==> flow/design.v <==
module ResonantLowPassFilter(
    input clk,
    input signed [15:0] audio_in,
    input signed [15:0] cutoff,
    input signed [15:0] resonance,
    input signed [15:0] gain,
    input reset_n,
    output reg signed [15:0] filtered_audio
);
    parameter [15:0] MAX_POS_VALUE = 16'h7FFF;
    parameter [15:0] MIN_NEG_VALUE = -16'h8000;
    reg signed [15:0] state;
    reg signed [15:0] feedback;
    reg signed [15:0] output_reg;
    reg signed [15:0] alpha;
    reg signed [15:0] beta;
    reg signed [15:0] gamma;
    wire signed [31:0] fb_prod  = $signed(state) * $signed(beta);
    wire signed [31:0] out_prod = $signed(state) * $signed(alpha);
    wire signed [16:0] fb_full  = fb_prod >>> 15;
    wire signed [16:0] out_full = out_prod >>> 15;
    wire signed [16:0] st_full  = $signed(audio_in) - $signed(feedback);
    wire signed [16:0] fa_full  = $signed(output_reg) + ($signed(gamma) >>> 1);
    function signed [15:0] sat17;
        input signed [16:0] v;
        begin
            if (v > $signed({MAX_POS_VALUE[15], MAX_POS_VALUE}))
                sat17 = $signed(MAX_POS_VALUE);
            else if (v < $signed({MIN_NEG_VALUE[15], MIN_NEG_VALUE}))
                sat17 = $signed(MIN_NEG_VALUE);
            else
                sat17 = v[15:0];
        end
    endfunction
    always @(posedge clk or negedge reset_n) begin
        if (!reset_n) begin
            state <= $signed(16'h0000);
            feedback <= $signed(16'h0000);
            output_reg <= $signed(16'h0000);
            alpha <= $signed(16'h0000);
            beta <= $signed(16'h0000);
            gamma <= $signed(16'h0000);
            filtered_audio <= $signed(16'h0000);
        end else begin
            alpha <= $signed(cutoff);
            beta <= $signed(resonance);
            gamma <= $signed(gain);
            feedback <= sat17(fb_full);
            state <= sat17(st_full);
            output_reg <= sat17(out_full);
            filtered_audio <= sat17(fa_full);  
        end
    end
endmodule
# == Tool chain data of ResonantLowPassFilter ==
# The steps from the RTL of ResonantLowPassFilter to its reports follow in flow order.
# Lines are those of the file above, counted from 1.
# Operators: Yosys type, input widths -> output width; for muxes data width and select width s.
# Not given: n/a
# design
design,ResonantLowPassFilter
clock,clk
cell_library,sky130hd
corner,tt_025C_1v80

# == After elaboration ==
# Counts by Yosys on the flattened word-level netlist (proc, flatten, opt, wreduce; memories kept). Register bits leave out memories and registers merged into their read ports (data or address); mux counts leave out enables and synchronous resets folded into registers. Print and check cells are left out. Cells with the same type and inputs are merged into one.
# classes
addsub,2
n_mux,8
cmp,8
multipliers,2
# op_table
operator,n
$mul 16x16->32,2
$mux 16,8
$gt 17x16->1 const B,4
$lt 17x16->1 const B,4
$add 16x15->17,1
$sub 16x16->17,1
# word_totals
inputBits,66
regBits,112

# == Longest topological paths ==
# Yosys ltp: most cells in a row. Word level: on the elaborated netlist, between registers, memories and ports. Mapped: between sequential cells and ports; inverters and the memories' decode and read muxes count.
# depth
word_depth,4
ABC_AREA,1
mapped_depth,30
ltp_nobuf,28

# == Netlist ==
# Yosys stat after the flow's synthesis: flattened, memories mapped to cells. It holds for the ABC_AREA given above (unset counts as 0); a run with the other value may have another netlist.
# by_type
cell,n,area_total_um2
sky130_fd_sc_hd__fa_1,524,1.05E+04
sky130_fd_sc_hd__inv_1,974,3.66E+03
sky130_fd_sc_hd__nand2_1,909,3.41E+03
sky130_fd_sc_hd__dfrtp_1,111,2.78E+03
sky130_fd_sc_hd__ha_1,190,2377.28
sky130_fd_sc_hd__nor2_1,148,555.533
sky130_fd_sc_hd__a21oi_1,86,430.413
sky130_fd_sc_hd__nand3_1,82,410.394
sky130_fd_sc_hd__clkbuf_1,104,390.374
sky130_fd_sc_hd__o21ai_0,64,320.307
sky130_fd_sc_hd__xnor2_1,27,236.477
sky130_fd_sc_hd__xor2_1,19,166.41
sky130_fd_sc_hd__o21bai_1,17,127.622
sky130_fd_sc_hd__nand3b_1,10,75.072
sky130_fd_sc_hd__o21ai_1,15,75.072
sky130_fd_sc_hd__nor3_1,14,70.067
sky130_fd_sc_hd__nand2_2,10,62.56
sky130_fd_sc_hd__nand4_1,10,62.56
# Not listed: further types 19, cells in them 44.
# synth_totals
ff_cells,111
area_um2,26021.2
buf_cells,115
mapped_cells,3358

# == Worst setup path after synthesis ==
# OpenSTA on the mapped netlist: ideal clock, no wires. The path of least setup slack (recovery checks aside). Input and output delay are each 20% of the period. Register names are those of the netlist, which keeps one name where synthesis merged equal registers.
# synth_path
kind,reg2reg
startpoint,register alpha[3]
endpoint,register output_reg[5]
t_first_pin_ns,0.000
driving_pins,24
setup_slack_ns,1.114
setup_time_ns,0.117
delay_ns,5.886
n_path_buf,3
arrival_time_ns,5.769
period_ns,7.0
period_less_setup_slack_ns,5.886
# "delay_ns" is the arrival time less input delay plus setup time.
# "driving_pins" counts driving pins, that of a launching flip-flop among them; a cell with two outputs on the path counts twice.
# "period_less_setup_slack_ns" is the clock period less the worst setup slack; recovery checks do not enter. This is arithmetic on one report: input and output delays are still those of the set period (20% each).
# The rows between start and end are the longest chain of elaborated cells between them; the timing report does not say that the signal goes this way. Where chains are equally long, one stands for them.
# A line is the first line of the expression or statement that the cell stems from. Yosys adds cells for indexed reads and writes and turns some case tables into memories.
# synth_between
path_cell_list,sky130_fd_sc_hd__dfrtp_1 sky130_fd_sc_hd__clkbuf_1 sky130_fd_sc_hd__clkbuf_1 sky130_fd_sc_hd__nand2_1 sky130_fd_sc_hd__inv_1 sky130_fd_sc_hd__fa_1 sky130_fd_sc_hd__fa_1 sky130_fd_sc_hd__fa_1 sky130_fd_sc_hd__fa_1 sky130_fd_sc_hd__fa_1 sky130_fd_sc_hd__inv_1 sky130_fd_sc_hd__fa_1 sky130_fd_sc_hd__inv_1 sky130_fd_sc_hd__ha_1 sky130_fd_sc_hd__a21oi_1 sky130_fd_sc_hd__a21boi_0 sky130_fd_sc_hd__nand2_1 sky130_fd_sc_hd__a21oi_1 sky130_fd_sc_hd__nand2_1 sky130_fd_sc_hd__nand2_1 sky130_fd_sc_hd__nand3_2 sky130_fd_sc_hd__buf_4 sky130_fd_sc_hd__nand2_1 sky130_fd_sc_hd__nand2_1
elab_chain_len,4
cone_cells,5
lines_between,3
cone_classes,mul: 1; compare: 2; mux: 2
# synth_rtl
element,line,source
start: declaration,15,reg signed [15:0] alpha;
start: assignment,40,alpha <= $signed(16'h0000);
start: assignment,45,alpha <= $signed(cutoff);
$mul 16x16->32,19,wire signed [31:0] out_prod = $signed(state) * $signed(alpha);
$lt 17x16->1,29,"else if (v < $signed({MIN_NEG_VALUE[15], MIN_NEG_VALUE}))"
$mux 16,29,
$mux 16,27,"if (v > $signed({MAX_POS_VALUE[15], MAX_POS_VALUE}))"
end: assignment,39,output_reg <= $signed(16'h0000);
end: assignment,50,output_reg <= sat17(out_full);
end: declaration,14,reg signed [15:0] output_reg;

# == Path in the finished layout ==
# Path of least setup slack in the final report of job 1 (OpenROAD, finished layout, wires in). Where an end is a register, its clock arrival counts in the times.
# layout_path
kind,reg2reg
startpoint,register alpha[1]
endpoint,register output_reg[13]
period_ns,10.7
arrival_time_ns,7.38
driving_pins,21
setup_slack_ns,3.61
n_path_buf,0
setup_time_ns,0.12
t_first_pin_ns,0.41
# The rows between start and end are the longest chain of elaborated cells between them; the timing report does not say that the signal goes this way. Where chains are equally long, one stands for them.
# layout_between
path_cell_list,sky130_fd_sc_hd__dfrtp_1 sky130_fd_sc_hd__nand2_1 sky130_fd_sc_hd__inv_1 sky130_fd_sc_hd__fa_1 sky130_fd_sc_hd__fa_1 sky130_fd_sc_hd__fa_1 sky130_fd_sc_hd__fa_1 sky130_fd_sc_hd__fa_1 sky130_fd_sc_hd__inv_1 sky130_fd_sc_hd__fa_1 sky130_fd_sc_hd__inv_1 sky130_fd_sc_hd__ha_1 sky130_fd_sc_hd__a21oi_1 sky130_fd_sc_hd__a21boi_0 sky130_fd_sc_hd__nand2_1 sky130_fd_sc_hd__a21oi_1 sky130_fd_sc_hd__nand2_1 sky130_fd_sc_hd__nand2_1 sky130_fd_sc_hd__nand3_2 sky130_fd_sc_hd__nand2_1 sky130_fd_sc_hd__nand2_1
elab_chain_len,4
cone_cells,5
lines_between,3
cone_classes,mul: 1; compare: 2; mux: 2
# layout_rtl
element,line,source
start: declaration,15,reg signed [15:0] alpha;
start: assignment,40,alpha <= $signed(16'h0000);
start: assignment,45,alpha <= $signed(cutoff);
$mul 16x16->32,19,wire signed [31:0] out_prod = $signed(state) * $signed(alpha);
$lt 17x16->1,29,"else if (v < $signed({MIN_NEG_VALUE[15], MIN_NEG_VALUE}))"
$mux 16,29,
$mux 16,27,"if (v > $signed({MAX_POS_VALUE[15], MAX_POS_VALUE}))"
end: assignment,39,output_reg <= $signed(16'h0000);
end: assignment,50,output_reg <= sat17(out_full);
end: declaration,14,reg signed [15:0] output_reg;

Subject: flow runs of ResonantLowPassFilter

Hi,

Measured data: module ResonantLowPassFilter, platform sky130hd, 3 stored runs of the flow under differing settings, order arbitrary. Input and output delays are each 20% of the period that was set; the output load is 0.01 pF.
"clock_period_reached_ns" means the clock period less the worst setup slack. The figure is calculated, with input and output delays left at 20% of the set period.
By "worst_path_allowed_less_slack_ns" is meant the share of the clock period that the worst setup path is allowed (20% is reserved at inputs, 20% at outputs), minus its slack. Clock arrival times at its registers enter into it.

Job 1, flow files:
==> flow/run.sh <==
#!/bin/bash
# the make line also repeats the synthesis and layout settings of config.mk as NAME=value (left out here)
make -C /OpenROAD-flow-scripts/flow DESIGN_CONFIG=/design/flow/config.mk WORK_HOME=/design/flow/orfs CLKGATE_MAP_FILE= finish
==> flow/config.mk <==
export PLATFORM = sky130hd
export DESIGN_NAME = ResonantLowPassFilter
export DESIGN_NICKNAME = ResonantLowPassFilter
export VERILOG_FILES = /design/flow/design.v
export SDC_FILE = /design/flow/constraint.sdc
export NUM_CORES = 4
export LEC_CHECK = 0
export ABC_AREA = 1
export CAP_MARGIN = 20
export CELL_PAD_IN_SITES_DETAIL_PLACEMENT = 1
export CORE_ASPECT_RATIO = 0.71
export CORE_MARGIN = 7
export CORE_UTILIZATION = 40
export CTS_CLUSTER_DIAMETER = 34
export GPL_ROUTABILITY_DRIVEN = 1
export MAX_ROUTING_LAYER = met4
export PLACE_DENSITY_LB_ADDON = 0.09
export SLEW_MARGIN = 20
export TNS_END_PERCENT = 25
==> flow/constraint.sdc <==
create_clock -name core_clock -period 10.7 [get_ports {clk}]
set_input_delay 2.1400 -clock core_clock [delete_from_list [all_inputs] [get_ports {clk}]]
set_output_delay 2.1400 -clock core_clock [all_outputs]
set_load 0.01 [all_outputs]

==> results of job 1, as CSV <==
result,value
die_footprint_um2,72496.2
ws_hold_ns,0.582
worst_path_allowed_less_slack_ns,7.09
worst_path_kind,"reg2reg"
clock_period_reached_ns,7.092
fin_tns_ns,0.000
final_cell_area_um2,27850.5
fin_util_frac,0.434
timing.setup.ws_ns,3.608
post_synth_area_um2,26021.2

Job 2, flow files:
==> flow/run.sh <==
#!/bin/bash
# the make line also repeats the synthesis and layout settings of config.mk as NAME=value (left out here)
make -C /OpenROAD-flow-scripts/flow DESIGN_CONFIG=/design/flow/config.mk WORK_HOME=/design/flow/orfs CLKGATE_MAP_FILE= finish
==> flow/config.mk <==
export PLATFORM = sky130hd
export DESIGN_NAME = ResonantLowPassFilter
export DESIGN_NICKNAME = ResonantLowPassFilter
export VERILOG_FILES = /design/flow/design.v
export SDC_FILE = /design/flow/constraint.sdc
export NUM_CORES = 4
export LEC_CHECK = 0
export CAP_MARGIN = 20
export CELL_PAD_IN_SITES_GLOBAL_PLACEMENT = 3
export CORE_MARGIN = 2
export CORE_UTILIZATION = 72
export CTS_CLUSTER_DIAMETER = 148
export GPL_TIMING_DRIVEN = 0
export MAX_ROUTING_LAYER = met5
export SLEW_MARGIN = 20
==> flow/constraint.sdc <==
create_clock -name core_clock -period 8.86 [get_ports {clk}]
set_input_delay 1.7720 -clock core_clock [delete_from_list [all_inputs] [get_ports {clk}]]
set_output_delay 1.7720 -clock core_clock [all_outputs]
set_load 0.01 [all_outputs]

Job 2: no final report: placement broke off with GPL-0301

Job 3, flow files:
==> flow/run.sh <==
#!/bin/bash
# the make line also repeats the synthesis and layout settings of config.mk as NAME=value (left out here)
make -C /OpenROAD-flow-scripts/flow DESIGN_CONFIG=/design/flow/config.mk WORK_HOME=/design/flow/orfs CLKGATE_MAP_FILE= finish
==> flow/config.mk <==
export PLATFORM = sky130hd
export DESIGN_NAME = ResonantLowPassFilter
export DESIGN_NICKNAME = ResonantLowPassFilter
export VERILOG_FILES = /design/flow/design.v
export SDC_FILE = /design/flow/constraint.sdc
export NUM_CORES = 4
export LEC_CHECK = 0
export CAP_MARGIN = 20
export CORE_MARGIN = 10
export CORE_UTILIZATION = 34
export CTS_CLUSTER_SIZE = 51
export GPL_ROUTABILITY_DRIVEN = 0
export MIN_ROUTING_LAYER = met2
export PLACE_DENSITY_LB_ADDON = 0.02
export SLEW_MARGIN = 20
export TNS_END_PERCENT = 5
==> flow/constraint.sdc <==
create_clock -name core_clock -period 7.0 [get_ports {clk}]
set_input_delay 1.4000 -clock core_clock [delete_from_list [all_inputs] [get_ports {clk}]]
set_output_delay 1.4000 -clock core_clock [all_outputs]
set_load 0.01 [all_outputs]

==> results of job 3, as CSV <==
result,value
die_footprint_um2,80224.9
ws_hold_ns,0.690
worst_path_allowed_less_slack_ns,6.75
worst_path_kind,"reg2reg"
clock_period_reached_ns,6.746
fin_tns_ns,0.000
final_cell_area_um2,26526.7
fin_util_frac,0.386
timing.setup.ws_ns,0.254
post_synth_area_um2,23560.1

Regards
